==> flow/design.v <==
`timescale 1ns / 1ps
module score(
	 score,
	 grid, ai, opponent, clk
    );
output [8:0] score;
input [83:0] grid;
input [6:0] ai;
input [6:0] opponent;
input clk;
reg [8:0] score_r;
assign score = score_r;
wire clk;
wire [2:0] aithrees;
wire aifour;
reg aivert;
wire aihoriz;
reg [3:0] aihoriz_r;
assign aihoriz = |aihoriz_r;
wire aidiagup;
reg [3:0] aidiagup_r;
assign aidiagup = |aidiagup_r;
wire aidiagdown;
reg [3:0] aidiagdown_r;
assign aidiagdown = |aidiagdown_r;
assign aifour = aivert | aihoriz | aidiagup | aidiagdown;
reg aivert3;
reg [2:0] aihoriz3_r;
reg [2:0] aidiagup3_r;
reg [2:0] aidiagdown3_r;
assign aithrees = aihoriz3_r[2] + aihoriz3_r[1] + aihoriz3_r[0] + aidiagup3_r[2] + aidiagup3_r[1] + aidiagup3_r[0] + aidiagdown3_r[2] + aidiagdown3_r[1] + aidiagdown3_r[0] + aivert3;
wire [2:0] opponentthrees;
wire opponentfour;
reg opponentvert;
wire opponenthoriz;
reg [3:0] opponenthoriz_r;
assign opponenthoriz = |opponenthoriz_r;
wire opponentdiagup;
reg [3:0] opponentdiagup_r;
assign opponentdiagup = |opponentdiagup_r;
wire opponentdiagdown;
reg [3:0] opponentdiagdown_r;
assign opponentdiagdown = |opponentdiagdown_r;
assign opponentfour = opponentvert | opponenthoriz | opponentdiagup | opponentdiagdown;
reg opponentvert3;
reg [2:0] opponenthoriz3_r;
reg [2:0] opponentdiagup3_r;
reg [2:0] opponentdiagdown3_r;
assign opponentthrees = opponenthoriz3_r[2] + opponenthoriz3_r[1] + opponenthoriz3_r[0] + opponentdiagup3_r[2] + opponentdiagup3_r[1] + opponentdiagup3_r[0] + opponentdiagdown3_r[2] + opponentdiagdown3_r[1] + opponentdiagdown3_r[0] + opponentvert3;
always @ (*)
  begin
    if(ai > 41)
	 begin
	   aivert = grid[ai + 1  - 1] & grid[ai + 1  - 15] & grid[ai + 1  - 29] & grid[ai + 1  - 43];
	 end
	 else
	 begin
	   aivert = 0;
	 end
	 if(ai == 83 || ai == 69 || ai == 55 || ai == 41 || ai == 27 || ai == 13)
	 begin
	   aihoriz_r[0] = grid[ai + 1  - 1] & grid[ai + 1  - 3] & grid[ai + 1  - 5] & grid[ai + 1  - 7];
	   aihoriz_r[3:1] = 0;
	 end
	 else if(ai == 81 || ai == 67 || ai == 53 || ai == 39 || ai == 25 || ai == 11)
	 begin
		aihoriz_r[0] = grid[ai + 1  - 1] & grid[ai + 1  - 3] & grid[ai + 1  - 5] & grid[ai + 1  - 7];
	   aihoriz_r[1] = grid[ai + 1  - 1] & grid[ai + 1  - 3] & grid[ai + 1  - 5] & grid[ai + 1  + 1];
      aihoriz_r[3:2] = 0;
    end
	 else if(ai == 79 || ai == 65 || ai == 51 || ai == 37 || ai == 23 || ai == 9)
	 begin
		aihoriz_r[0] = grid[ai + 1  - 1] & grid[ai + 1  - 3] & grid[ai + 1  - 5] & grid[ai + 1  - 7];
	   aihoriz_r[1] = grid[ai + 1  - 1] & grid[ai + 1  - 3] & grid[ai + 1  - 5] & grid[ai + 1  + 1];
      aihoriz_r[2] = grid[ai + 1  - 1] & grid[ai + 1  - 3] & grid[ai + 1  + 3] & grid[ai + 1  + 1];
		aihoriz_r[3] = 0;
    end
	 else if(ai == 77 || ai == 63 || ai == 49 || ai == 35 || ai == 21 || ai == 7)
	 begin
		aihoriz_r[0] = grid[ai + 1  - 1] & grid[ai + 1  - 3] & grid[ai + 1  - 5] & grid[ai + 1  - 7];
	   aihoriz_r[1] = grid[ai + 1  - 1] & grid[ai + 1  - 3] & grid[ai + 1  - 5] & grid[ai + 1  + 1];
      aihoriz_r[2] = grid[ai + 1  - 1] & grid[ai + 1  - 3] & grid[ai + 1  + 3] & grid[ai + 1  + 1];
		aihoriz_r[3] = grid[ai + 1  - 1] & grid[ai + 1  + 5] & grid[ai + 1  + 3] & grid[ai + 1  + 1];
    end
	 else if(ai == 75 || ai == 61 || ai == 47 || ai == 33 || ai == 19 || ai == 5)
    begin
		aihoriz_r[0] = 0;
	   aihoriz_r[1] = grid[ai + 1  - 1] & grid[ai + 1  - 3] & grid[ai + 1  - 5] & grid[ai + 1  + 1];
      aihoriz_r[2] = grid[ai + 1  - 1] & grid[ai + 1  - 3] & grid[ai + 1  + 3] & grid[ai + 1  + 1];
		aihoriz_r[3] = grid[ai + 1  - 1] & grid[ai + 1  + 5] & grid[ai + 1  + 3] & grid[ai + 1  + 1];
    end
	 else if(ai == 73 || ai == 59 || ai == 45 || ai == 31 || ai == 17 || ai == 3)
	 begin
		aihoriz_r[1:0] = 0;     
	   aihoriz_r[2] = grid[ai + 1  - 1] & grid[ai + 1  - 3] & grid[ai + 1  + 3] & grid[ai + 1  + 1];
		aihoriz_r[3] = grid[ai + 1  - 1] & grid[ai + 1  + 5] & grid[ai + 1  + 3] & grid[ai + 1  + 1];
    end
	 else if(ai == 71 || ai == 57 || ai == 43 || ai == 29 || ai == 15 || ai == 1)
	 begin  
		aihoriz_r[2:0] = 0;
		aihoriz_r[3] = grid[ai + 1  - 1] & grid[ai + 1  + 5] & grid[ai + 1  + 3] & grid[ai + 1  + 1];
    end
	 else
	 begin
	   aihoriz_r = 0;
	 end
	 if(ai == 77 || ai == 75|| ai == 73 || ai == 71 || ai == 57 || ai == 43)
	 begin
	   aidiagup_r[0] = grid[ai + 1  - 1] & grid[ai + 1  - 13] & grid[ai + 1  - 25] & grid[ai + 1  - 37];
	   aidiagup_r[3:1] = 0;
	 end
	 else if(ai == 63 || ai == 61 || ai == 59 || ai == 45)
	 begin
	   aidiagup_r[0] = grid[ai + 1  - 1] & grid[ai + 1  - 13] & grid[ai + 1  - 25] & grid[ai + 1  - 37];
	   aidiagup_r[1] = grid[ai + 1  - 1] & grid[ai + 1  - 13] & grid[ai + 1  - 25] & grid[ai + 1  + 11];
      aidiagup_r[3:2] = 0;
    end
	 else if(ai == 49 || ai == 47)
	 begin
	   aidiagup_r[0] = grid[ai + 1  - 1] & grid[ai + 1  - 13] & grid[ai + 1  - 25] & grid[ai + 1  - 37];
	   aidiagup_r[1] = grid[ai + 1  - 1] & grid[ai + 1  - 13] & grid[ai + 1  - 25] & grid[ai + 1  + 11];
      aidiagup_r[2] = grid[ai + 1  - 1] & grid[ai + 1  - 13] & grid[ai + 1  + 23] & grid[ai + 1  + 11];
      aidiagup_r[3] = 0;
	 end
	 else if(ai == 13 || ai == 11 || ai == 9 || ai == 7 || ai == 27 || ai == 41)
	 begin
		aidiagup_r[0] = 0;
	   aidiagup_r[1] = 0;
      aidiagup_r[2] = 0;
      aidiagup_r[3] = grid[ai + 1  - 1] & grid[ai + 1  + 35] & grid[ai + 1  + 23] & grid[ai + 1  + 11];
	 end
	 else if(ai == 25 || ai == 23 || ai == 21 || ai == 39)
	 begin
	   aidiagup_r[0] = 0;
	   aidiagup_r[1] = 0;
      aidiagup_r[2] = grid[ai + 1  - 1] & grid[ai + 1  - 13] & grid[ai + 1  + 23] & grid[ai + 1  + 11];
      aidiagup_r[3] = grid[ai + 1  - 1] & grid[ai + 1  + 35] & grid[ai + 1  + 23] & grid[ai + 1  + 11];
	 end
	 else if(ai == 37 || ai == 35)
	 begin
	   aidiagup_r[0] = 0;
	   aidiagup_r[1] = grid[ai + 1  - 1] & grid[ai + 1  - 13] & grid[ai + 1  - 25] & grid[ai + 1  + 11];
      aidiagup_r[2] = grid[ai + 1  - 1] & grid[ai + 1  - 13] & grid[ai + 1  + 23] & grid[ai + 1  + 11];
      aidiagup_r[3] = grid[ai + 1  - 1] & grid[ai + 1  + 35] & grid[ai + 1  + 23] & grid[ai + 1  + 11];
	 end
	 else if(ai == 51 || ai == 33)
	 begin
	   aidiagup_r[0] = 0;
	   aidiagup_r[1] = grid[ai + 1  - 1] & grid[ai + 1  - 13] & grid[ai + 1  - 25] & grid[ai + 1  + 11];
      aidiagup_r[2] = grid[ai + 1  - 1] & grid[ai + 1  - 13] & grid[ai + 1  + 23] & grid[ai + 1  + 11];
      aidiagup_r[3] = 0;
	 end
	 else if(ai == 19 || ai == 53)
	 begin
	   aidiagup_r[0] = 0;
	   aidiagup_r[1] = 0;
      aidiagup_r[2] = grid[ai + 1  - 1] & grid[ai + 1  - 13] & grid[ai + 1  + 23] & grid[ai + 1  + 11];
      aidiagup_r[3] = 0;
	 end
	 else if(ai == 65 || ai == 31)
	 begin
	   aidiagup_r[0] = 0;
	   aidiagup_r[1] = grid[ai + 1  - 1] & grid[ai + 1  - 13] & grid[ai + 1  - 25] & grid[ai + 1  + 11];
      aidiagup_r[2] = 0;
      aidiagup_r[3] = 0;    
	 end
	 else
	 begin
	   aidiagup_r = 0;
	 end
	 if(ai == 7 || ai == 5 || ai == 3 || ai == 1 || ai == 15 || ai == 29)
	 begin
	   aidiagdown_r[0] = grid[ai + 1  - 1] & grid[ai + 1  + 15] & grid[ai + 1  + 31] & grid[ai + 1  + 47];
	   aidiagdown_r[3:1] = 0;
	 end
	 else if(ai == 21 || ai == 19 || ai == 17 || ai == 31)
	 begin
      aidiagdown_r[0] = grid[ai + 1  - 1] & grid[ai + 1  + 15] & grid[ai + 1  + 31] & grid[ai + 1  + 47];
	   aidiagdown_r[1] = grid[ai + 1  - 1] & grid[ai + 1  + 15] & grid[ai + 1  + 31] & grid[ai + 1  - 17];
      aidiagdown_r[3:2] = 0;
    end
	 else if(ai == 35 || ai == 33)
	 begin
	   aidiagdown_r[0] = grid[ai + 1  - 1] & grid[ai + 1  + 15] & grid[ai + 1  + 31] & grid[ai + 1  + 47];
	   aidiagdown_r[1] = grid[ai + 1  - 1] & grid[ai + 1  + 15] & grid[ai + 1  + 31] & grid[ai + 1  - 17];
      aidiagdown_r[2] = grid[ai + 1  - 1] & grid[ai + 1  + 15] & grid[ai + 1  - 33] & grid[ai + 1  - 17];
	   aidiagdown_r[3] = 0;
	 end
	 else if(ai == 83 || ai == 81 || ai == 79 || ai == 77 || ai == 69 || ai == 55)
	 begin
		aidiagdown_r[0] = 0;
	   aidiagdown_r[1] = 0;
      aidiagdown_r[2] = 0;
      aidiagdown_r[3] = grid[ai + 1  - 1] & grid[ai + 1  - 49] & grid[ai + 1  - 33] & grid[ai + 1  - 17];
    end
	 else if(ai == 67 || ai == 65 || ai == 63 || ai == 53)
	 begin
	   aidiagdown_r[0] = 0;
	   aidiagdown_r[1] = 0;
      aidiagdown_r[2] = grid[ai + 1  - 1] & grid[ai + 1  + 15] & grid[ai + 1  - 33] & grid[ai + 1  - 17];
	   aidiagdown_r[3] = grid[ai + 1  - 1] & grid[ai + 1  - 49] & grid[ai + 1  - 33] & grid[ai + 1  - 17];
	 end
	 else if(ai == 51 || ai == 49)
	 begin
	   aidiagdown_r[0] = 0;
      aidiagdown_r[1] = grid[ai + 1  - 1] & grid[ai + 1  + 15] & grid[ai + 1  + 31] & grid[ai + 1  - 17];
      aidiagdown_r[2] = grid[ai + 1  - 1] & grid[ai + 1  + 15] & grid[ai + 1  - 33] & grid[ai + 1  - 17];
      aidiagdown_r[3] = grid[ai + 1  - 1] & grid[ai + 1  - 49] & grid[ai + 1  - 33] & grid[ai + 1  - 17];
	 end
	 else if(ai == 37 || ai == 47)
	 begin
	   aidiagdown_r[0] = 0;
      aidiagdown_r[1] = grid[ai + 1  - 1] & grid[ai + 1  + 15] & grid[ai + 1  + 31] & grid[ai + 1  - 17];
      aidiagdown_r[2] = grid[ai + 1  - 1] & grid[ai + 1  + 15] & grid[ai + 1  - 33] & grid[ai + 1  - 17];
      aidiagdown_r[3] = 0;
	 end
	 else if(ai == 61 || ai == 39)
	 begin
	   aidiagdown_r[0] = 0;
	   aidiagdown_r[1] = 0;
      aidiagdown_r[2] = grid[ai + 1  - 1] & grid[ai + 1  + 15] & grid[ai + 1  - 33] & grid[ai + 1  - 17];
      aidiagdown_r[3] = 0;
	 end
	 else if(ai == 23 || ai == 45)
	 begin
	   aidiagdown_r[0] = 0;
      aidiagdown_r[1] = grid[ai + 1  - 1] & grid[ai + 1  + 15] & grid[ai + 1  + 31] & grid[ai + 1  - 17];
      aidiagdown_r[2] = 0;
      aidiagdown_r[3] = 0;    
	 end
	 else
	 begin
	   aidiagdown_r = 0;
	 end
    if(ai > 27)
	 begin
	   aivert3 = grid[ai + 1  - 1] & grid[ai + 1  - 15] & grid[ai + 1  - 29];
	 end
	 else
	 begin
	   aivert3 = 0;
	 end
	 if(ai == 83 || ai == 69 || ai == 55 || ai == 41 || ai == 27 || ai == 13)
	 begin
	   aihoriz3_r[0] = grid[ai + 1  - 1] & grid[ai + 1  - 3] & grid[ai + 1  - 5];
	   aihoriz3_r[2:1] = 0;
	 end
	 else if(ai == 81 || ai == 67 || ai == 53 || ai == 39 || ai == 25 || ai == 11)
	 begin
		aihoriz3_r[0] = grid[ai + 1  - 1] & grid[ai + 1  - 3] & grid[ai + 1  - 5];
	   aihoriz3_r[1] = grid[ai + 1  - 1] & grid[ai + 1  - 3] & grid[ai + 1  + 1];
      aihoriz3_r[2] = 0;
    end
	 else if(ai == 79 || ai == 65 || ai == 51 || ai == 37 || ai == 23 || ai == 9 || ai == 77 || ai == 63 || ai == 49 || ai == 35 || ai == 21 || ai == 7 || ai == 75 || ai == 61 || ai == 47 || ai == 33 || ai == 19 || ai == 5)
	 begin
		aihoriz3_r[0] = grid[ai + 1  - 1] & grid[ai + 1  - 3] & grid[ai + 1  - 5];
	   aihoriz3_r[1] = grid[ai + 1  - 1] & grid[ai + 1  - 3] & grid[ai + 1  + 1];
      aihoriz3_r[2] = grid[ai + 1  - 1] & grid[ai + 1  + 3] & grid[ai + 1  + 1];
    end
	 else if(ai == 73 || ai == 59 || ai == 45 || ai == 31 || ai == 17 || ai == 3)
	 begin
		aihoriz3_r[0] = 0;     
	   aihoriz3_r[1] = grid[ai + 1  - 1] & grid[ai + 1  - 3] & grid[ai + 1  + 1];
      aihoriz3_r[2] = grid[ai + 1  - 1] & grid[ai + 1  + 3] & grid[ai + 1  + 1];
    end
	 else if(ai == 71 || ai == 57 || ai == 43 || ai == 29 || ai == 15 || ai == 1)
	 begin  
		aihoriz3_r[1:0] = 0;
		aihoriz3_r[2] = grid[ai + 1  - 1] & grid[ai + 1  + 3] & grid[ai + 1  + 1];
    end
	 else
	 begin
	   aihoriz3_r = 0;
	 end
	 if(ai == 79 || ai == 77 || ai == 75|| ai == 73 || ai == 71 || ai == 57 || ai == 43 || ai == 29)
	 begin
	   aidiagup3_r[0] = grid[ai + 1  - 1] & grid[ai + 1  - 13] & grid[ai + 1  - 25];
	   aidiagup3_r[2:1] = 0;
	 end
	 else if(ai == 65 || ai == 63 || ai == 61 || ai == 59 || ai == 45 || ai == 31)
	 begin
	   aidiagup3_r[0] = grid[ai + 1  - 1] & grid[ai + 1  - 13] & grid[ai + 1  - 25];
	   aidiagup3_r[1] = grid[ai + 1  - 1] & grid[ai + 1  - 13] & grid[ai + 1  + 11];
      aidiagup3_r[2] = 0;
    end
	 else if(ai == 51 || ai == 49 || ai == 47 || ai == 37 || ai == 35 || ai == 33)
	 begin
	   aidiagup3_r[0] = grid[ai + 1  - 1] & grid[ai + 1  - 13] & grid[ai + 1  - 25];
	   aidiagup3_r[1] = grid[ai + 1  - 1] & grid[ai + 1  - 13] & grid[ai + 1  + 11];
      aidiagup3_r[2] = grid[ai + 1  - 1] & grid[ai + 1  + 23] & grid[ai + 1  + 11];
	 end
	 else if(ai == 13 || ai == 11 || ai == 9 || ai == 7 || ai == 5 || ai == 27 || ai == 41 || ai == 55)
	 begin
		aidiagup3_r[0] = 0;
	   aidiagup3_r[1] = 0;
      aidiagup3_r[2] = grid[ai + 1  - 1] & grid[ai + 1  + 23] & grid[ai + 1  + 11];
	 end
	 else if(ai == 25 || ai == 23 || ai == 21 || ai == 19 || ai == 39 ||ai == 53)
	 begin
	   aidiagup3_r[0] = 0;
	   aidiagup3_r[1] = grid[ai + 1  - 1] & grid[ai + 1  - 13] & grid[ai + 1  + 11];
      aidiagup3_r[2] = grid[ai + 1  - 1] & grid[ai + 1  + 23] & grid[ai + 1  + 11];
	 end
	 else if(ai == 17 || ai == 67)
	 begin
	   aidiagup3_r[0] = 0;
	   aidiagup3_r[1] = grid[ai + 1  - 1] & grid[ai + 1  - 13] & grid[ai + 1  + 11];
      aidiagup3_r[2] = 0;
	 end
	 else
	 begin
	   aidiagup3_r = 0;
	 end
	 if(ai == 9 || ai == 7 || ai == 5|| ai == 3 || ai == 1 || ai == 15 || ai == 29 || ai == 43)
	 begin
	 	aidiagdown3_r[0] = grid[ai + 1  - 1] & grid[ai + 1  + 15] & grid[ai + 1  + 31];
	   aidiagdown3_r[2:1] = 0;
	 end
	 else if(ai == 23 || ai == 21 || ai == 19 || ai == 17 || ai == 31 || ai == 45)
	 begin
	 	aidiagdown3_r[0] = grid[ai + 1  - 1] & grid[ai + 1  + 15] & grid[ai + 1  + 31];
	   aidiagdown3_r[1] = grid[ai + 1  - 1] & grid[ai + 1  + 15] & grid[ai + 1  - 17];
      aidiagdown3_r[2] = 0;
    end
	 else if(ai == 51 || ai == 49 || ai == 47 || ai == 37 || ai == 35 || ai == 33)
	 begin
	 	aidiagdown3_r[0] = grid[ai + 1  - 1] & grid[ai + 1  + 15] & grid[ai + 1  + 31];
	   aidiagdown3_r[1] = grid[ai + 1  - 1] & grid[ai + 1  + 15] & grid[ai + 1  - 17];
      aidiagdown3_r[2] = grid[ai + 1  - 1] & grid[ai + 1  - 33] & grid[ai + 1  - 17];
	 end
	 else if(ai == 83 || ai == 81 || ai == 79 || ai == 77 || ai == 75 || ai == 69 || ai == 55 || ai == 41)
	 begin
		aidiagdown3_r[0] = 0;
	   aidiagdown3_r[1] = 0;
      aidiagdown3_r[2] = grid[ai + 1  - 1] & grid[ai + 1  - 33] & grid[ai + 1  - 17];
	 end
	 else if(ai == 67 || ai == 65 || ai == 63 || ai == 61 || ai == 53 ||ai == 39)
	 begin
	   aidiagdown3_r[0] = 0;
	   aidiagdown3_r[1] = grid[ai + 1  - 1] & grid[ai + 1  + 15] & grid[ai + 1  - 17];
      aidiagdown3_r[2] = grid[ai + 1  - 1] & grid[ai + 1  - 33] & grid[ai + 1  - 17];
	 end
	 else if(ai == 59 || ai == 25)
	 begin
	   aidiagdown3_r[0] = 0;
	   aidiagdown3_r[1] = grid[ai + 1  - 1] & grid[ai + 1  + 15] & grid[ai + 1  - 17];
      aidiagdown3_r[2] = 0;
	 end
	 else
	 begin
	   aidiagdown3_r = 0;
	 end
    if(opponent + 1 > 41)
	 begin
	   opponentvert = grid[opponent + 1 - 1] & grid[opponent + 1 - 15] & grid[opponent + 1 - 29] & grid[opponent + 1 - 43];
	 end
	 else
	 begin
	   opponentvert = 0;
	 end
	 if(opponent + 1 == 83 || opponent + 1 == 69 || opponent + 1 == 55 || opponent + 1 == 41 || opponent + 1 == 27 || opponent + 1 == 13)
	 begin
	   opponenthoriz_r[0] = grid[opponent + 1 - 1] & grid[opponent + 1 - 3] & grid[opponent + 1 - 5] & grid[opponent + 1 - 7];
	   opponenthoriz_r[3:1] = 0;
	 end
	 else if(opponent + 1 == 81 || opponent + 1 == 67 || opponent + 1 == 53 || opponent + 1 == 39 || opponent + 1 == 25 || opponent + 1 == 11)
	 begin
		opponenthoriz_r[0] = grid[opponent + 1 - 1] & grid[opponent + 1 - 3] & grid[opponent + 1 - 5] & grid[opponent + 1 - 7];
	   opponenthoriz_r[1] = grid[opponent + 1 - 1] & grid[opponent + 1 - 3] & grid[opponent + 1 - 5] & grid[opponent + 1 + 1];
      opponenthoriz_r[3:2] = 0;
    end
	 else if(opponent + 1 == 79 || opponent + 1 == 65 || opponent + 1 == 51 || opponent + 1 == 37 || opponent + 1 == 23 || opponent + 1 == 9)
	 begin
		opponenthoriz_r[0] = grid[opponent + 1 - 1] & grid[opponent + 1 - 3] & grid[opponent + 1 - 5] & grid[opponent + 1 - 7];
	   opponenthoriz_r[1] = grid[opponent + 1 - 1] & grid[opponent + 1 - 3] & grid[opponent + 1 - 5] & grid[opponent + 1 + 1];
      opponenthoriz_r[2] = grid[opponent + 1 - 1] & grid[opponent + 1 - 3] & grid[opponent + 1 + 3] & grid[opponent + 1 + 1];
		opponenthoriz_r[3] = 0;
    end
	 else if(opponent + 1 == 77 || opponent + 1 == 63 || opponent + 1 == 49 || opponent + 1 == 35 || opponent + 1 == 21 || opponent + 1 == 7)
	 begin
		opponenthoriz_r[0] = grid[opponent + 1 - 1] & grid[opponent + 1 - 3] & grid[opponent + 1 - 5] & grid[opponent + 1 - 7];
	   opponenthoriz_r[1] = grid[opponent + 1 - 1] & grid[opponent + 1 - 3] & grid[opponent + 1 - 5] & grid[opponent + 1 + 1];
      opponenthoriz_r[2] = grid[opponent + 1 - 1] & grid[opponent + 1 - 3] & grid[opponent + 1 + 3] & grid[opponent + 1 + 1];
		opponenthoriz_r[3] = grid[opponent + 1 - 1] & grid[opponent + 1 + 5] & grid[opponent + 1 + 3] & grid[opponent + 1 + 1];
    end
	 else if(opponent + 1 == 75 || opponent + 1 == 61 || opponent + 1 == 47 || opponent + 1 == 33 || opponent + 1 == 19 || opponent + 1 == 5)
    begin
		opponenthoriz_r[0] = 0;
	   opponenthoriz_r[1] = grid[opponent + 1 - 1] & grid[opponent + 1 - 3] & grid[opponent + 1 - 5] & grid[opponent + 1 + 1];
      opponenthoriz_r[2] = grid[opponent + 1 - 1] & grid[opponent + 1 - 3] & grid[opponent + 1 + 3] & grid[opponent + 1 + 1];
		opponenthoriz_r[3] = grid[opponent + 1 - 1] & grid[opponent + 1 + 5] & grid[opponent + 1 + 3] & grid[opponent + 1 + 1];
    end
	 else if(opponent + 1 == 73 || opponent + 1 == 59 || opponent + 1 == 45 || opponent + 1 == 31 || opponent + 1 == 17 || opponent + 1 == 3)
	 begin
		opponenthoriz_r[1:0] = 0;     
	   opponenthoriz_r[2] = grid[opponent + 1 - 1] & grid[opponent + 1 - 3] & grid[opponent + 1 + 3] & grid[opponent + 1 + 1];
		opponenthoriz_r[3] = grid[opponent + 1 - 1] & grid[opponent + 1 + 5] & grid[opponent + 1 + 3] & grid[opponent + 1 + 1];
    end
	 else if(opponent + 1 == 71 || opponent + 1 == 57 || opponent + 1 == 43 || opponent + 1 == 29 || opponent + 1 == 15 || opponent + 1 == 1)
	 begin  
		opponenthoriz_r[2:0] = 0;
		opponenthoriz_r[3] = grid[opponent + 1 - 1] & grid[opponent + 1 + 5] & grid[opponent + 1 + 3] & grid[opponent + 1 + 1];
    end
	 else
	 begin
	   opponenthoriz_r = 0;
	 end
	 if(opponent + 1 == 77 || opponent + 1 == 75|| opponent + 1 == 73 || opponent + 1 == 71 || opponent + 1 == 57 || opponent + 1 == 43)
	 begin
	   opponentdiagup_r[0] = grid[opponent + 1 - 1] & grid[opponent + 1 - 13] & grid[opponent + 1 - 25] & grid[opponent + 1 - 37];
	   opponentdiagup_r[3:1] = 0;
	 end
	 else if(opponent + 1 == 63 || opponent + 1 == 61 || opponent + 1 == 59 || opponent + 1 == 45)
	 begin
	   opponentdiagup_r[0] = grid[opponent + 1 - 1] & grid[opponent + 1 - 13] & grid[opponent + 1 - 25] & grid[opponent + 1 - 37];
	   opponentdiagup_r[1] = grid[opponent + 1 - 1] & grid[opponent + 1 - 13] & grid[opponent + 1 - 25] & grid[opponent + 1 + 11];
      opponentdiagup_r[3:2] = 0;
    end
	 else if(opponent + 1 == 49 || opponent + 1 == 47)
	 begin
	   opponentdiagup_r[0] = grid[opponent + 1 - 1] & grid[opponent + 1 - 13] & grid[opponent + 1 - 25] & grid[opponent + 1 - 37];
	   opponentdiagup_r[1] = grid[opponent + 1 - 1] & grid[opponent + 1 - 13] & grid[opponent + 1 - 25] & grid[opponent + 1 + 11];
      opponentdiagup_r[2] = grid[opponent + 1 - 1] & grid[opponent + 1 - 13] & grid[opponent + 1 + 23] & grid[opponent + 1 + 11];
      opponentdiagup_r[3] = 0;
	 end
	 else if(opponent + 1 == 13 || opponent + 1 == 11 || opponent + 1 == 9 || opponent + 1 == 7 || opponent + 1 == 27 || opponent + 1 == 41)
	 begin
		opponentdiagup_r[0] = 0;
	   opponentdiagup_r[1] = 0;
      opponentdiagup_r[2] = 0;
      opponentdiagup_r[3] = grid[opponent + 1 - 1] & grid[opponent + 1 + 35] & grid[opponent + 1 + 23] & grid[opponent + 1 + 11];
	 end
	 else if(opponent + 1 == 25 || opponent + 1 == 23 || opponent + 1 == 21 || opponent + 1 == 39)
	 begin
	   opponentdiagup_r[0] = 0;
	   opponentdiagup_r[1] = 0;
      opponentdiagup_r[2] = grid[opponent + 1 - 1] & grid[opponent + 1 - 13] & grid[opponent + 1 + 23] & grid[opponent + 1 + 11];
      opponentdiagup_r[3] = grid[opponent + 1 - 1] & grid[opponent + 1 + 35] & grid[opponent + 1 + 23] & grid[opponent + 1 + 11];
	 end
	 else if(opponent + 1 == 37 || opponent + 1 == 35)
	 begin
	   opponentdiagup_r[0] = 0;
	   opponentdiagup_r[1] = grid[opponent + 1 - 1] & grid[opponent + 1 - 13] & grid[opponent + 1 - 25] & grid[opponent + 1 + 11];
      opponentdiagup_r[2] = grid[opponent + 1 - 1] & grid[opponent + 1 - 13] & grid[opponent + 1 + 23] & grid[opponent + 1 + 11];
      opponentdiagup_r[3] = grid[opponent + 1 - 1] & grid[opponent + 1 + 35] & grid[opponent + 1 + 23] & grid[opponent + 1 + 11];
	 end
	 else if(opponent + 1 == 51 || opponent + 1 == 33)
	 begin
	   opponentdiagup_r[0] = 0;
	   opponentdiagup_r[1] = grid[opponent + 1 - 1] & grid[opponent + 1 - 13] & grid[opponent + 1 - 25] & grid[opponent + 1 + 11];
      opponentdiagup_r[2] = grid[opponent + 1 - 1] & grid[opponent + 1 - 13] & grid[opponent + 1 + 23] & grid[opponent + 1 + 11];
      opponentdiagup_r[3] = 0;
	 end
	 else if(opponent + 1 == 19 || opponent + 1 == 53)
	 begin
	   opponentdiagup_r[0] = 0;
	   opponentdiagup_r[1] = 0;
      opponentdiagup_r[2] = grid[opponent + 1 - 1] & grid[opponent + 1 - 13] & grid[opponent + 1 + 23] & grid[opponent + 1 + 11];
      opponentdiagup_r[3] = 0;
	 end
	 else if(opponent + 1 == 65 || opponent + 1 == 31)
	 begin
	   opponentdiagup_r[0] = 0;
	   opponentdiagup_r[1] = grid[opponent + 1 - 1] & grid[opponent + 1 - 13] & grid[opponent + 1 - 25] & grid[opponent + 1 + 11];
      opponentdiagup_r[2] = 0;
      opponentdiagup_r[3] = 0;    
	 end
	 else
	 begin
	   opponentdiagup_r = 0;
	 end
	 if(opponent + 1 == 7 || opponent + 1 == 5 || opponent + 1 == 3 || opponent + 1 == 1 || opponent + 1 == 15 || opponent + 1 == 29)
	 begin
	   opponentdiagdown_r[0] = grid[opponent + 1 - 1] & grid[opponent + 1 + 15] & grid[opponent + 1 + 31] & grid[opponent + 1 + 47];
	   opponentdiagdown_r[3:1] = 0;
	 end
	 else if(opponent + 1 == 21 || opponent + 1 == 19 || opponent + 1 == 17 || opponent + 1 == 31)
	 begin
      opponentdiagdown_r[0] = grid[opponent + 1 - 1] & grid[opponent + 1 + 15] & grid[opponent + 1 + 31] & grid[opponent + 1 + 47];
	   opponentdiagdown_r[1] = grid[opponent + 1 - 1] & grid[opponent + 1 + 15] & grid[opponent + 1 + 31] & grid[opponent + 1 - 17];
      opponentdiagdown_r[3:2] = 0;
    end
	 else if(opponent + 1 == 35 || opponent + 1 == 33)
	 begin
	   opponentdiagdown_r[0] = grid[opponent + 1 - 1] & grid[opponent + 1 + 15] & grid[opponent + 1 + 31] & grid[opponent + 1 + 47];
	   opponentdiagdown_r[1] = grid[opponent + 1 - 1] & grid[opponent + 1 + 15] & grid[opponent + 1 + 31] & grid[opponent + 1 - 17];
      opponentdiagdown_r[2] = grid[opponent + 1 - 1] & grid[opponent + 1 + 15] & grid[opponent + 1 - 33] & grid[opponent + 1 - 17];
	   opponentdiagdown_r[3] = 0;
	 end
	 else if(opponent + 1 == 83 || opponent + 1 == 81 || opponent + 1 == 79 || opponent + 1 == 77 || opponent + 1 == 69 || opponent + 1 == 55)
	 begin
		opponentdiagdown_r[0] = 0;
	   opponentdiagdown_r[1] = 0;
      opponentdiagdown_r[2] = 0;
      opponentdiagdown_r[3] = grid[opponent + 1 - 1] & grid[opponent + 1 - 49] & grid[opponent + 1 - 33] & grid[opponent + 1 - 17];
    end
	 else if(opponent + 1 == 67 || opponent + 1 == 65 || opponent + 1 == 63 || opponent + 1 == 53)
	 begin
	   opponentdiagdown_r[0] = 0;
	   opponentdiagdown_r[1] = 0;
      opponentdiagdown_r[2] = grid[opponent + 1 - 1] & grid[opponent + 1 + 15] & grid[opponent + 1 - 33] & grid[opponent + 1 - 17];
	   opponentdiagdown_r[3] = grid[opponent + 1 - 1] & grid[opponent + 1 - 49] & grid[opponent + 1 - 33] & grid[opponent + 1 - 17];
	 end
	 else if(opponent + 1 == 51 || opponent + 1 == 49)
	 begin
	   opponentdiagdown_r[0] = 0;
      opponentdiagdown_r[1] = grid[opponent + 1 - 1] & grid[opponent + 1 + 15] & grid[opponent + 1 + 31] & grid[opponent + 1 - 17];
      opponentdiagdown_r[2] = grid[opponent + 1 - 1] & grid[opponent + 1 + 15] & grid[opponent + 1 - 33] & grid[opponent + 1 - 17];
      opponentdiagdown_r[3] = grid[opponent + 1 - 1] & grid[opponent + 1 - 49] & grid[opponent + 1 - 33] & grid[opponent + 1 - 17];
	 end
	 else if(opponent + 1 == 37 || opponent + 1 == 47)
	 begin
	   opponentdiagdown_r[0] = 0;
      opponentdiagdown_r[1] = grid[opponent + 1 - 1] & grid[opponent + 1 + 15] & grid[opponent + 1 + 31] & grid[opponent + 1 - 17];
      opponentdiagdown_r[2] = grid[opponent + 1 - 1] & grid[opponent + 1 + 15] & grid[opponent + 1 - 33] & grid[opponent + 1 - 17];
      opponentdiagdown_r[3] = 0;
	 end
	 else if(opponent + 1 == 61 || opponent + 1 == 39)
	 begin
	   opponentdiagdown_r[0] = 0;
	   opponentdiagdown_r[1] = 0;
      opponentdiagdown_r[2] = grid[opponent + 1 - 1] & grid[opponent + 1 + 15] & grid[opponent + 1 - 33] & grid[opponent + 1 - 17];
      opponentdiagdown_r[3] = 0;
	 end
	 else if(opponent + 1 == 23 || opponent + 1 == 45)
	 begin
	   opponentdiagdown_r[0] = 0;
      opponentdiagdown_r[1] = grid[opponent + 1 - 1] & grid[opponent + 1 + 15] & grid[opponent + 1 + 31] & grid[opponent + 1 - 17];
      opponentdiagdown_r[2] = 0;
      opponentdiagdown_r[3] = 0;    
	 end
	 else
	 begin
	   opponentdiagdown_r = 0;
	 end
    if(opponent + 1 > 27)
	 begin
	   opponentvert3 = grid[opponent + 1 - 1] & grid[opponent + 1 - 15] & grid[opponent + 1 - 29];
	 end
	 else
	 begin
	   opponentvert3 = 0;
	 end
	 if(opponent + 1 == 83 || opponent + 1 == 69 || opponent + 1 == 55 || opponent + 1 == 41 || opponent + 1 == 27 || opponent + 1 == 13)
	 begin
	   opponenthoriz3_r[0] = grid[opponent + 1 - 1] & grid[opponent + 1 - 3] & grid[opponent + 1 - 5];
	   opponenthoriz3_r[2:1] = 0;
	 end
	 else if(opponent + 1 == 81 || opponent + 1 == 67 || opponent + 1 == 53 || opponent + 1 == 39 || opponent + 1 == 25 || opponent + 1 == 11)
	 begin
		opponenthoriz3_r[0] = grid[opponent + 1 - 1] & grid[opponent + 1 - 3] & grid[opponent + 1 - 5];
	   opponenthoriz3_r[1] = grid[opponent + 1 - 1] & grid[opponent + 1 - 3] & grid[opponent + 1 + 1];
      opponenthoriz3_r[2] = 0;
    end
	 else if(opponent + 1 == 79 || opponent + 1 == 65 || opponent + 1 == 51 || opponent + 1 == 37 || opponent + 1 == 23 || opponent + 1 == 9 || opponent + 1 == 77 || opponent + 1 == 63 || opponent + 1 == 49 || opponent + 1 == 35 || opponent + 1 == 21 || opponent + 1 == 7 || opponent + 1 == 75 || opponent + 1 == 61 || opponent + 1 == 47 || opponent + 1 == 33 || opponent + 1 == 19 || opponent + 1 == 5)
	 begin
		opponenthoriz3_r[0] = grid[opponent + 1 - 1] & grid[opponent + 1 - 3] & grid[opponent + 1 - 5];
	   opponenthoriz3_r[1] = grid[opponent + 1 - 1] & grid[opponent + 1 - 3] & grid[opponent + 1 + 1];
      opponenthoriz3_r[2] = grid[opponent + 1 - 1] & grid[opponent + 1 + 3] & grid[opponent + 1 + 1];
    end
	 else if(opponent + 1 == 73 || opponent + 1 == 59 || opponent + 1 == 45 || opponent + 1 == 31 || opponent + 1 == 17 || opponent + 1 == 3)
	 begin
		opponenthoriz3_r[0] = 0;     
	   opponenthoriz3_r[1] = grid[opponent + 1 - 1] & grid[opponent + 1 - 3] & grid[opponent + 1 + 1];
      opponenthoriz3_r[2] = grid[opponent + 1 - 1] & grid[opponent + 1 + 3] & grid[opponent + 1 + 1];
    end
	 else if(opponent + 1 == 71 || opponent + 1 == 57 || opponent + 1 == 43 || opponent + 1 == 29 || opponent + 1 == 15 || opponent + 1 == 1)
	 begin  
		opponenthoriz3_r[1:0] = 0;
		opponenthoriz3_r[2] = grid[opponent + 1 - 1] & grid[opponent + 1 + 3] & grid[opponent + 1 + 1];
    end
	 else
	 begin
	   opponenthoriz3_r = 0;
	 end
	 if(opponent + 1 == 79 || opponent + 1 == 77 || opponent + 1 == 75|| opponent + 1 == 73 || opponent + 1 == 71 || opponent + 1 == 57 || opponent + 1 == 43 || opponent + 1 == 29)
	 begin
	   opponentdiagup3_r[0] = grid[opponent + 1 - 1] & grid[opponent + 1 - 13] & grid[opponent + 1 - 25];
	   opponentdiagup3_r[2:1] = 0;
	 end
	 else if(opponent + 1 == 65 || opponent + 1 == 63 || opponent + 1 == 61 || opponent + 1 == 59 || opponent + 1 == 45 || opponent + 1 == 31)
	 begin
	   opponentdiagup3_r[0] = grid[opponent + 1 - 1] & grid[opponent + 1 - 13] & grid[opponent + 1 - 25];
	   opponentdiagup3_r[1] = grid[opponent + 1 - 1] & grid[opponent + 1 - 13] & grid[opponent + 1 + 11];
      opponentdiagup3_r[2] = 0;
    end
	 else if(opponent + 1 == 51 || opponent + 1 == 49 || opponent + 1 == 47 || opponent + 1 == 37 || opponent + 1 == 35 || opponent + 1 == 33)
	 begin
	   opponentdiagup3_r[0] = grid[opponent + 1 - 1] & grid[opponent + 1 - 13] & grid[opponent + 1 - 25];
	   opponentdiagup3_r[1] = grid[opponent + 1 - 1] & grid[opponent + 1 - 13] & grid[opponent + 1 + 11];
      opponentdiagup3_r[2] = grid[opponent + 1 - 1] & grid[opponent + 1 + 23] & grid[opponent + 1 + 11];
	 end
	 else if(opponent + 1 == 13 || opponent + 1 == 11 || opponent + 1 == 9 || opponent + 1 == 7 || opponent + 1 == 5 || opponent + 1 == 27 || opponent + 1 == 41 || opponent + 1 == 55)
	 begin
		opponentdiagup3_r[0] = 0;
	   opponentdiagup3_r[1] = 0;
      opponentdiagup3_r[2] = grid[opponent + 1 - 1] & grid[opponent + 1 + 23] & grid[opponent + 1 + 11];
	 end
	 else if(opponent + 1 == 25 || opponent + 1 == 23 || opponent + 1 == 21 || opponent + 1 == 19 || opponent + 1 == 39 ||opponent + 1 == 53)
	 begin
	   opponentdiagup3_r[0] = 0;
	   opponentdiagup3_r[1] = grid[opponent + 1 - 1] & grid[opponent + 1 - 13] & grid[opponent + 1 + 11];
      opponentdiagup3_r[2] = grid[opponent + 1 - 1] & grid[opponent + 1 + 23] & grid[opponent + 1 + 11];
	 end
	 else if(opponent + 1 == 17 || opponent + 1 == 67)
	 begin
	   opponentdiagup3_r[0] = 0;
	   opponentdiagup3_r[1] = grid[opponent + 1 - 1] & grid[opponent + 1 - 13] & grid[opponent + 1 + 11];
      opponentdiagup3_r[2] = 0;
	 end
	 else
	 begin
	   opponentdiagup3_r = 0;
	 end
	 if(opponent + 1 == 9 || opponent + 1 == 7 || opponent + 1 == 5|| opponent + 1 == 3 || opponent + 1 == 1 || opponent + 1 == 15 || opponent + 1 == 29 || opponent + 1 == 43)
	 begin
	 	opponentdiagdown3_r[0] = grid[opponent + 1 - 1] & grid[opponent + 1 + 15] & grid[opponent + 1 + 31];
	   opponentdiagdown3_r[2:1] = 0;
	 end
	 else if(opponent + 1 == 23 || opponent + 1 == 21 || opponent + 1 == 19 || opponent + 1 == 17 || opponent + 1 == 31 || opponent + 1 == 45)
	 begin
	 	opponentdiagdown3_r[0] = grid[opponent + 1 - 1] & grid[opponent + 1 + 15] & grid[opponent + 1 + 31];
	   opponentdiagdown3_r[1] = grid[opponent + 1 - 1] & grid[opponent + 1 + 15] & grid[opponent + 1 - 17];
      opponentdiagdown3_r[2] = 0;
    end
	 else if(opponent + 1 == 51 || opponent + 1 == 49 || opponent + 1 == 47 || opponent + 1 == 37 || opponent + 1 == 35 || opponent + 1 == 33)
	 begin
	 	opponentdiagdown3_r[0] = grid[opponent + 1 - 1] & grid[opponent + 1 + 15] & grid[opponent + 1 + 31];
	   opponentdiagdown3_r[1] = grid[opponent + 1 - 1] & grid[opponent + 1 + 15] & grid[opponent + 1 - 17];
      opponentdiagdown3_r[2] = grid[opponent + 1 - 1] & grid[opponent + 1 - 33] & grid[opponent + 1 - 17];
	 end
	 else if(opponent + 1 == 83 || opponent + 1 == 81 || opponent + 1 == 79 || opponent + 1 == 77 || opponent + 1 == 75 || opponent + 1 == 69 || opponent + 1 == 55 || opponent + 1 == 41)
	 begin
		opponentdiagdown3_r[0] = 0;
	   opponentdiagdown3_r[1] = 0;
      opponentdiagdown3_r[2] = grid[opponent + 1 - 1] & grid[opponent + 1 - 33] & grid[opponent + 1 - 17];
	 end
	 else if(opponent + 1 == 67 || opponent + 1 == 65 || opponent + 1 == 63 || opponent + 1 == 61 || opponent + 1 == 53 ||opponent + 1 == 39)
	 begin
	   opponentdiagdown3_r[0] = 0;
	   opponentdiagdown3_r[1] = grid[opponent + 1 - 1] & grid[opponent + 1 + 15] & grid[opponent + 1 - 17];
      opponentdiagdown3_r[2] = grid[opponent + 1 - 1] & grid[opponent + 1 - 33] & grid[opponent + 1 - 17];
	 end
	 else if(opponent + 1 == 59 || opponent + 1 == 25)
	 begin
	   opponentdiagdown3_r[0] = 0;
	   opponentdiagdown3_r[1] = grid[opponent + 1 - 1] & grid[opponent + 1 + 15] & grid[opponent + 1 - 17];
      opponentdiagdown3_r[2] = 0;
	 end
	 else
	 begin
	   opponentdiagdown3_r = 0;
	 end
	 if(aifour)
	 begin
	   score_r = 9'b111111111;
	 end
	 else if(opponentfour)
	 begin
	   score_r = 0;
	 end
	 else
	 begin
	   if (ai % 14 > 7)
		begin
		  score_r = (200 + 10 * aithrees - 10 * opponentthrees + 14 - (ai % 14))% 512;
		end
		else
	   begin
		  score_r = (200 + 10 * aithrees - 10 * opponentthrees + ai % 14) % 512;
		end   
	 end
  end
endmodule
`timescale 1ns / 1ps
module minimax(
   opt, move,
   grid, column_counts, player, sw, clk
);
input [83:0] grid;
input [20:0] column_counts;
input player;
input sw;
input clk;
output [6:0] opt;
output move;
reg [83:0] grid_copy;
reg [83:0] grid_copy_2;
reg aimoved;
reg opponentmoved;
reg [6:0] ai;
reg [6:0] opponent;
reg [2:0] index;
reg move_r;
assign move = move_r;
reg initial_score;
reg [6:0] count;  
reg [2:0] column;
reg [6:0] opt_r;
assign opt = opt_r;
wire [8:0] optscore;
reg [8:0] optscore_r;
assign optscore = optscore_r;
wire [8:0] score;
wire [8:0] curscore;
reg [8:0] curscore_r;
assign curscore = curscore_r;
score score_(
   .score (score),
   .grid (grid_copy_2), .ai (ai), .opponent (opponent), .clk (clk)
    );
always @(posedge clk)
begin
  if (player == 0 || !sw)
  begin
    count = 0;
    move_r = 0;
    optscore_r = 0;
    opt_r = 1;
	 curscore_r = 0;
  end
  else if (count == 105)
  begin
    if(curscore >= optscore && aimoved)
    begin
      opt_r = ai;
      optscore_r = curscore_r;
    end
    move_r = 1;
    count = (count + 1) % 128;
  end
  else if (count > 105)
  begin
    move_r = 0;
  end
  else if (count % 15 == 0)
  begin
    if(count == 0)
    begin
      optscore_r = 0;
    end
    else if(curscore >= optscore && aimoved)
    begin
      opt_r = ai;
      optscore_r = curscore_r;
    end
	 initial_score = 1;
    if(column_counts[(count / 15)*3 + 2-:3] < 6)
    begin
	   column = (count / 15) % 8;
      grid_copy = grid;
      grid_copy[13 - (count / 15)*2 + column_counts[(count / 15)*3 + 2-:3] * 14-:2] = 2'b10;
      aimoved = 1;
      ai = (13 - (count / 15)*2 + column_counts[(count / 15)*3 + 2-:3] * 14) % 128;
    end
    else
    begin
      grid_copy = grid;
      aimoved = 0;
      ai = 1;
		column = 0;
    end
    count = (count + 1) % 128;
  end
  else if ((count % 15) % 2 == 1)
  begin
    if(aimoved)
	   begin
      if(column_counts[(((count % 15) - 1)/2)* 3 +2-:3] < 6 && (((count % 15) - 1)/2) != column)
      begin
        grid_copy_2 = grid_copy;
        grid_copy_2[14 - (count % 15) + column_counts[(((count % 15) - 1)/2)* 3 + 2-:3] * 14-:2] = 2'b01;
        opponentmoved = 1;
        opponent = (13 - (count % 15) + column_counts[(((count % 15) - 1)/2)* 3 + 2-:3] * 14)% 128;
      end
	   else if (ai < 70 && (((count % 15) - 1)/2) == column)
	   begin
	     grid_copy_2 = grid_copy;
        grid_copy_2[ai + 14-:2] = 2'b01;
        opponentmoved = 1;
        opponent = (ai + 13)% 128;
	   end
      else
      begin
        grid_copy_2 = grid_copy;
        opponentmoved = 0;
        opponent = 0;
      end
	 end
	 else
	 begin
	   grid_copy_2 = grid_copy;
      opponentmoved = 0;
      opponent = 0;
	 end
    count = (count + 1) % 128;
  end
  else
  begin
    if ((score < curscore || initial_score) && aimoved && opponentmoved)
    begin
      curscore_r = score;
		initial_score = 0;
    end
    count = (count + 1) % 128;
  end
end
endmodule
Tool chain data of minimax
Module minimax before and after one edit of its RTL, step after step.
Lines under "unedited" count in the file above, lines under "edited" in the edited file.
"difference": "edited" minus "unedited" as printed here.
Cell names lack the library's common part.
Not given: -

set-up
  top = minimax
  clock input = clk
  library = sky130hd
  timing corner = tt_025C_1v80

Edit of the RTL
The edit as a unified diff against the file above.
The edited RTL no longer does the same as the RTL above: the edit was made by script, with no optimisation intended.

begin of diff
@@ -772,5 +772,5 @@
         grid_copy_2[14 - (count % 15) + column_counts[(((count % 15) - 1)/2)* 3 + 2-:3] * 14-:2] = 2'b01;
         opponentmoved = 1;
-        opponent = (13 - (count % 15) + column_counts[(((count % 15) - 1)/2)* 3 + 2-:3] * 14)% 128;
+        opponent = (13 - (count % 15) + column_counts[((((count % 15) - 1)/2)+ 3) + 2-:3] * 14)% 128;
       end
 	   else if (ai < 70 && (((count % 15) - 1)/2) == column)
end of diff

Word level
Yosys after proc, flatten, opt, wreduce and memory -nomap, before mapping. Memory bits, and registers merged into a memory's read port (data or address), are not among the register bits. Print and check cells are not counted. Equal cells are merged and count once.

word-level totals
  what                        unedited  edited  difference
  register bits               221       221     0
  output and inout port bits  8         8       0
  cells after elaboration     895       901     +6

operators by class
  what                        unedited  edited  difference
  add/subtract/negate cells   94        98      +4
  multiply operators          6         7       +1
  div/mod/pow operators       3         3       0
  $lt $le $gt $ge             11        11      0
  equal/unequal tests         90        90      0
  shifts and indexed selects  52        53      +1
  muxes and demuxes           236       236     0
  bitwise gates (word level)  99        99      0
  reduce/logical cells        291       291     0

operators with widths
  cell                                                           unedited  edited  difference
  32-bit by 1-bit adder with 32-bit output with constant B       6         7       +1
  32-bit by 2-bit subtractor with 32-bit output with constant B  6         7       +1
  32-bit by 2-bit adder with 32-bit output with constant B       4         5       +1
  3-bit by 3-bit multiplier with 6-bit output with constant B    2         3       +1
  21-bit by 32-bit variable part select with 3-bit output        2         3       +1
  32-bit adder                                                   1         0       -1
  32-bit by 7-bit adder with 32-bit output                       1         2       +1
  31-bit by 2-bit adder with 32-bit output with constant B       0         1       +1
  1-bit logical OR                                               268       268     0
  1-bit two-way mux                                              197       197     0
  1-bit bitwise AND                                              78        78      0
  84-bit by 32-bit variable part select with 1-bit output        44        44      0
  3-bit by 1-bit adder with 3-bit output                         16        16      0
  32-bit by 6-bit == test with 1-bit output with constant B      16        16      0
  7-bit by 6-bit == test with 1-bit output with constant B       16        16      0
  2-bit two-way mux                                              12        12      0
  7-bit == test with constant B                                  11        11      0
  32-bit by 7-bit == test with 1-bit output with constant B      10        10      0
  7-bit two-way mux                                              9         9       0
  32-bit by 5-bit == test with 1-bit output with constant B      8         8       0
  7-bit by 5-bit == test with 1-bit output with constant B       8         8       0
  9-bit two-way mux                                              8         8       0
  32-bit by 6-bit subtractor with 32-bit output with constant B  8         8       0
  3-bit two-way mux                                              6         6       0
  1-bit NOT                                                      6         6       0
  1-bit OR                                                       6         6       0
  4-bit OR reduction                                             6         6       0
  32-bit by 5-bit subtractor with 32-bit output with constant B  6         6       0

Not every row of either side is listed.

Depth
Yosys ltp: most cells in a row. Word level: on the elaborated netlist, between registers, memories and ports. Mapped: between sequential cells and ports; inverters and the memories' decode and read muxes count.

logic depth
  what                     unedited  edited  difference
  depth after elaboration  44        44      0
  ABC_AREA                 0         0       -
  mapped depth             59        57      -2

Synthesis result
Source: synth_stat.txt of the flow (Yosys; design flattened, memories mapped). It holds for the ABC_AREA given above (unset counts as 0); a run with the other value may have another netlist.

mapped netlist
  what                   unedited  edited    difference
  cell count             3,570     3,564     -6
  mapped area (µm²)      29,519.6  30,101.4  +581.8
  sequential area (µm²)  6,256.0   6,256.0   0.0
  flip-flop cells        219       219       0
  buffers                227       223       -4

cell types
  cell      unedited  edited  difference
  mux4_2    96        151     +55
  o21ai_0   262       225     -37
  nand3_1   99        72      -27
  mux4_1    26        0       -26
  nand2_1   339       316     -23
  a21o_1    60        37      -23
  inv_1     146       167     +21
  and2_1    44        62      +18
  a21boi_0  38        20      -18
  buf_1     23        40      +17
  clkbuf_1  142       126     -16
  o22ai_1   27        43      +16
  a211oi_1  62        47      -15
  buf_2     37        52      +15
  ha_1      140       152     +12
  o32ai_1   20        8       -12
  buf_6     12        0       -12
  nor2_1    327       317     -10

Not every row of either side is listed.
The figures by module come from a second, unflattened synthesis with its own total; it is not the netlist above.

unflattened totals
  what                                unedited  edited    difference
  cells (unflattened synthesis)       3,814     3,982     +168
  area (unflattened synthesis) (µm²)  31,149.9  32,841.5  +1,691.6

Rows give one instance, submodules left out.

modules, unedited
  module            instances  cells  area (µm²)  sequential area (µm²)
  minimax           1          1,654  15,713.8    6,256.0
  (name not given)  1          2,160  15,436.1    0.0

modules, edited
  module            instances  cells  area (µm²)  sequential area (µm²)
  minimax           1          1,747  16,751.1    6,256.0
  (name not given)  1          2,235  16,090.4    0.0

Path before layout
Path of least setup slack by OpenSTA after synthesis, without wires, with an ideal clock, recovery checks aside; 20% of the period is set as input and as output delay. Where synthesis merged equal registers, the netlist keeps one of their names.

path after synthesis
  what                           unedited                  edited                difference
  path type                      register -> register      register -> register  -
  start                          register ai[1]            register count[4]     -
  end                            register (no name shown)  register ai[1]        -
  period (ns)                    11.0                      11.0                  0.0
  setup time (ns)                0.072                     0.662                 +0.590
  arrival (ns)                   12.698                    12.362                -0.336
  setup slack (ns)               -1.770                    -2.024                -0.254
  path delay (ns)                12.770                    13.024                +0.254
  driving pins on the path       55                        27                    -28
  buffers on the path            9                         5                     -4
  synthesis period reached (ns)  12.77                     13.024                +0.254

"path delay" is the arrival time less input delay plus setup time.
"driving pins on the path": output pins that drive a net of the path, with the launching flip-flop's if there is one; two outputs of one cell count as two.
"synthesis period reached" is the clock period less the worst setup slack; recovery checks do not enter. This is arithmetic on one report: input and output delays are still those of the set period (20% each).
The rows between start and end are the longest chain of elaborated cells between them; the timing report does not say that the signal goes this way. Where chains are equally long, one stands for them.
A line is the first line of the expression or statement that the cell stems from. Yosys adds cells for indexed reads and writes and turns some case tables into memories.
A register here has more assigning lines than the two given.

between the ends, after synthesis, unedited
  path through = edfxtp_1 clkbuf_1 inv_1 clkbuf_1 clkbuf_1 clkbuf_1 clkbuf_1 ha_1 clkbuf_1 buf_1 clkinv_1 ha_1 o21a_1 o21a_1 nor2_1 mux4_2 o32ai_1 nor2_1 [19 not listed] inv_1 nor2_1 nor2_1 o21bai_1 a21oi_1 xnor2_1 mux2i_1 xnor2_1 o21ai_0 ha_1 a21oi_1 o21ai_0 a21oi_1 a31o_1 buf_6 and2_4 buf_6 mux2i_1
  elaborated cells on any way between the ends = 396
  those cells by class = add/sub: 37; mul: 1; div: 1; compare: 4; eq/ne: 42; shift: 22; mux: 107; logic: 42; reduce/logical: 140

RTL lines, path after synthesis, unedited
  what             line  RTL
  start, declared  691   reg [6:0] ai;
  start, assigned  754   ai = (13 - (count / 15)*2 + column_counts[(count / 15)*3 + 2-:3] * 14) % 128;
  start, assigned  760   ai = 1;
  end, assigned    720
  end, assigned    802
  end, declared    706

unedited: No chain of elaborated cells between the ends is given.
edited: Only ways into the end's enable, where the timed path ends, are counted here.

between the ends, after synthesis, edited
  path through = dfxtp_1 buf_2 clkbuf_1 and3_1 ha_1 nand3_1 o31ai_2 xnor2_1 ha_1 buf_1 nand2_1 or4_1 and2_1 nand2_1 xnor2_1 ha_1 o2111ai_1 o21ba_2 o21ai_0 nand2_1 clkbuf_1 buf_1 ha_1 inv_1 a2111oi_4 nand4_1 nor3_1
  cells in the longest elaborated chain = 3
  elaborated cells on any way between the ends = 7
  those cells by class = div: 1; compare: 1; eq/ne: 1; logic: 2; reduce/logical: 2

RTL lines, path after synthesis, edited
  what                                              line  RTL
  start, declared                                   697   reg [6:0] count;
  start, assigned                                   730   count = (count + 1) % 128;
  start, assigned                                   763   count = (count + 1) % 128;
  7-bit by 4-bit remainder unit with 32-bit output  736   else if (count % 15 == 0)
  32-bit zero test                                  736
  4-bit AND reduction                               -
  end, assigned                                     754   ai = (13 - (count / 15)*2 + column_counts[(count / 15)*3 + 2-:3] * 14) % 128;
  end, assigned                                     760   ai = 1;
  end, declared                                     691   reg [6:0] ai;

Worst path after layout
From the final timing report of the runs of set A: the path of least setup slack in the routed layout; clock arrival at registers is part of the times.

path after layout
  what                      unedited                  edited                    difference
  path type                 register -> register      register -> register      -
  start                     register ai[1]            register opponent[0]      -
  end                       register (no name shown)  register (no name shown)  -
  period (ns)               11.0                      11.0                      0.0
  setup time (ns)           0.09                      0.11                      +0.02
  arrival (ns)              11.01                     11.05                     +0.04
  setup slack (ns)          0.41                      0.37                      -0.04
  driving pins on the path  48                        50                        +2
  buffers on the path       2                         6                         +4

The rows between start and end are the longest chain of elaborated cells between them; the timing report does not say that the signal goes this way. Where chains are equally long, one stands for them.
A register here has more assigning lines than the two given.

between the ends, after layout, unedited
  path through = edfxtp_1 inv_2 ha_4 buf_12 mux2_2 mux2i_1 mux2_2 mux4_2 nor2_1 a31oi_1 nor2_1 nand2_1 a2111oi_2 buf_4 ha_1 fa_1 inv_1 fa_1 [12 not listed] inv_1 ha_1 inv_1 nor2_1 nor2_1 o21bai_1 a21oi_2 xnor2_1 mux2i_1 xnor2_1 o21ai_1 ha_1 nand4_1 o21ai_1 a21oi_1 a31o_1 and2_2 o31ai_2
  elaborated cells on any way between the ends = 396
  those cells by class = add/sub: 37; mul: 1; div: 1; compare: 4; eq/ne: 42; shift: 22; mux: 107; logic: 42; reduce/logical: 140

RTL lines, path after layout, unedited
  what             line  RTL
  start, declared  691   reg [6:0] ai;
  start, assigned  754   ai = (13 - (count / 15)*2 + column_counts[(count / 15)*3 + 2-:3] * 14) % 128;
  start, assigned  760   ai = 1;
  end, assigned    720
  end, assigned    802
  end, declared    706

unedited: No chain of elaborated cells between the ends is given.

between the ends, after layout, edited
  path through = edfxtp_1 buf_6 buf_4 buf_6 and3b_2 a32o_1 a32oi_2 nor4_4 buf_4 o311ai_4 a21oi_2 o41a_1 buf_4 buf_4 a2111oi_4 ha_4 fa_1 inv_1 [14 not listed] o21ai_1 nand2_1 xnor2_2 ha_1 inv_2 ha_4 a21oi_2 xnor2_1 mux2i_1 xnor2_1 o21ai_1 ha_1 nand4_1 o21ai_1 nand2b_1 and2_4 a21o_1 o221a_2
  cells in the longest elaborated chain = 43
  elaborated cells on any way between the ends = 393
  those cells by class = add/sub: 36; mul: 1; compare: 3; eq/ne: 42; shift: 22; mux: 107; logic: 42; reduce/logical: 140

RTL lines, path after layout, edited
  what                                       line  RTL
  start, declared                            692   reg [6:0] opponent;
  start, assigned                            774   opponent = (13 - (count % 15) + column_counts[((((count % 15) - 1)/2)+ 3) + 2-:3] * 14)% 128;
  start, assigned                            781   opponent = (ai + 13)% 128;
  7-bit by 1-bit adder with 8-bit output     555   else if(opponent + 1 == 79 || opponent + 1 == 65 || opponent + 1 == 51 || opponent + 1 == 37 || opponent + 1 = ...
  32-bit by 7-bit == test with 1-bit output  555
  1-bit logical OR x17                       555
  1-bit two-way mux                          555
  1-bit two-way mux                          549   else if(opponent + 1 == 81 || opponent + 1 == 67 || opponent + 1 == 53 || opponent + 1 == 39 || opponent + 1 = ...
  2-bit two-way mux                          544   if(opponent + 1 == 83 || opponent + 1 == 69 || opponent + 1 == 55 || opponent + 1 == 41 || opponent + 1 == 27 ...
  1-bit by 1-bit adder with 2-bit output     49    assign opponentthrees = opponenthoriz3_r[2] + opponenthoriz3_r[1] + opponenthoriz3_r[0] + opponentdiagup3_r[2] ...
  [12 not listed]                            -
  9-bit two-way mux                          664   if (ai % 14 > 7)
  9-bit two-way mux                          658   else if(opponentfour)
  9-bit two-way mux                          654   if(aifour)
  9-bit < comparator                         800
  1-bit logical OR                           800
  1-bit logical AND x2                       800
  5-bit AND reduction                        -
  end, assigned                              720
  end, assigned                              802
  end, declared                              706

Layout results
Runs of the flow (Yosys, OpenROAD) on both versions; the two runs of a pair have the same settings. The constraints put input and output delay at 20% of the set period each and load the outputs with 0.01 pF.

settings, set A
  period_ns = 11.0
  CAP_MARGIN = 20
  CORE_MARGIN = 2
  CORE_UTILIZATION = 40
  SLEW_MARGIN = 20

measured results, set A
  what                                    unedited  edited    difference
  synthesis area (µm²)                    29,519.6  30,101.4  +581.8
  full die area (µm²)                     75,988.4  77,464.8  +1,476.4
  standard-cell area after routing (µm²)  35,664.2  36,947.9  +1,283.7
  post-layout utilization                 0.489     0.496     +0.007
  setup slack of the worst path (ns)      0.414     0.374     -0.040
  summed negative setup slack (ns)        0.000     0.000     0.000
  worst hold slack after layout (ns)      0.487     0.490     +0.003
  total power after layout (mW)           4.978     5.325     +0.347
  clock period reached (ns)               10.586    10.626    +0.040

settings, set B
  ABC_AREA = 1
  CORE_UTILIZATION = 54
  CTS_CLUSTER_SIZE = 56
  MIN_ROUTING_LAYER = met1
  PLACE_DENSITY_LB_ADDON = 0.24
  SETUP_SLACK_MARGIN = 0.14
  TNS_END_PERCENT = 5
  period_ns = 8.16
  CAP_MARGIN = 20
  CORE_MARGIN = 2
  SLEW_MARGIN = 20

measured results, set B
  what                                    unedited  edited    difference
  synthesis area (µm²)                    28,247.1  28,960.3  +713.2
  full die area (µm²)                     54,153.9  55,497.9  +1,344.0
  standard-cell area after routing (µm²)  41,025.6  41,931.5  +905.9
  post-layout utilization                 0.796     0.795     -0.001
  setup slack of the worst path (ns)      -2.420    -2.088    +0.332
  summed negative setup slack (ns)        -262.467  -250.822  +11.645
  worst hold slack after layout (ns)      0.465     0.467     +0.002
  total power after layout (mW)           10.526    11.201    +0.675
  clock period reached (ns)               10.580    10.248    -0.332

"clock period reached" is the run's clock period less its worst setup slack. It is reckoned from that one timing run; input and output delays stay at 20% of the period that was set.
By "total power after layout" is meant OpenSTA's value without simulated activity: inputs other than the clock are taken to toggle once in ten clock periods, and the tool carries that through the logic.
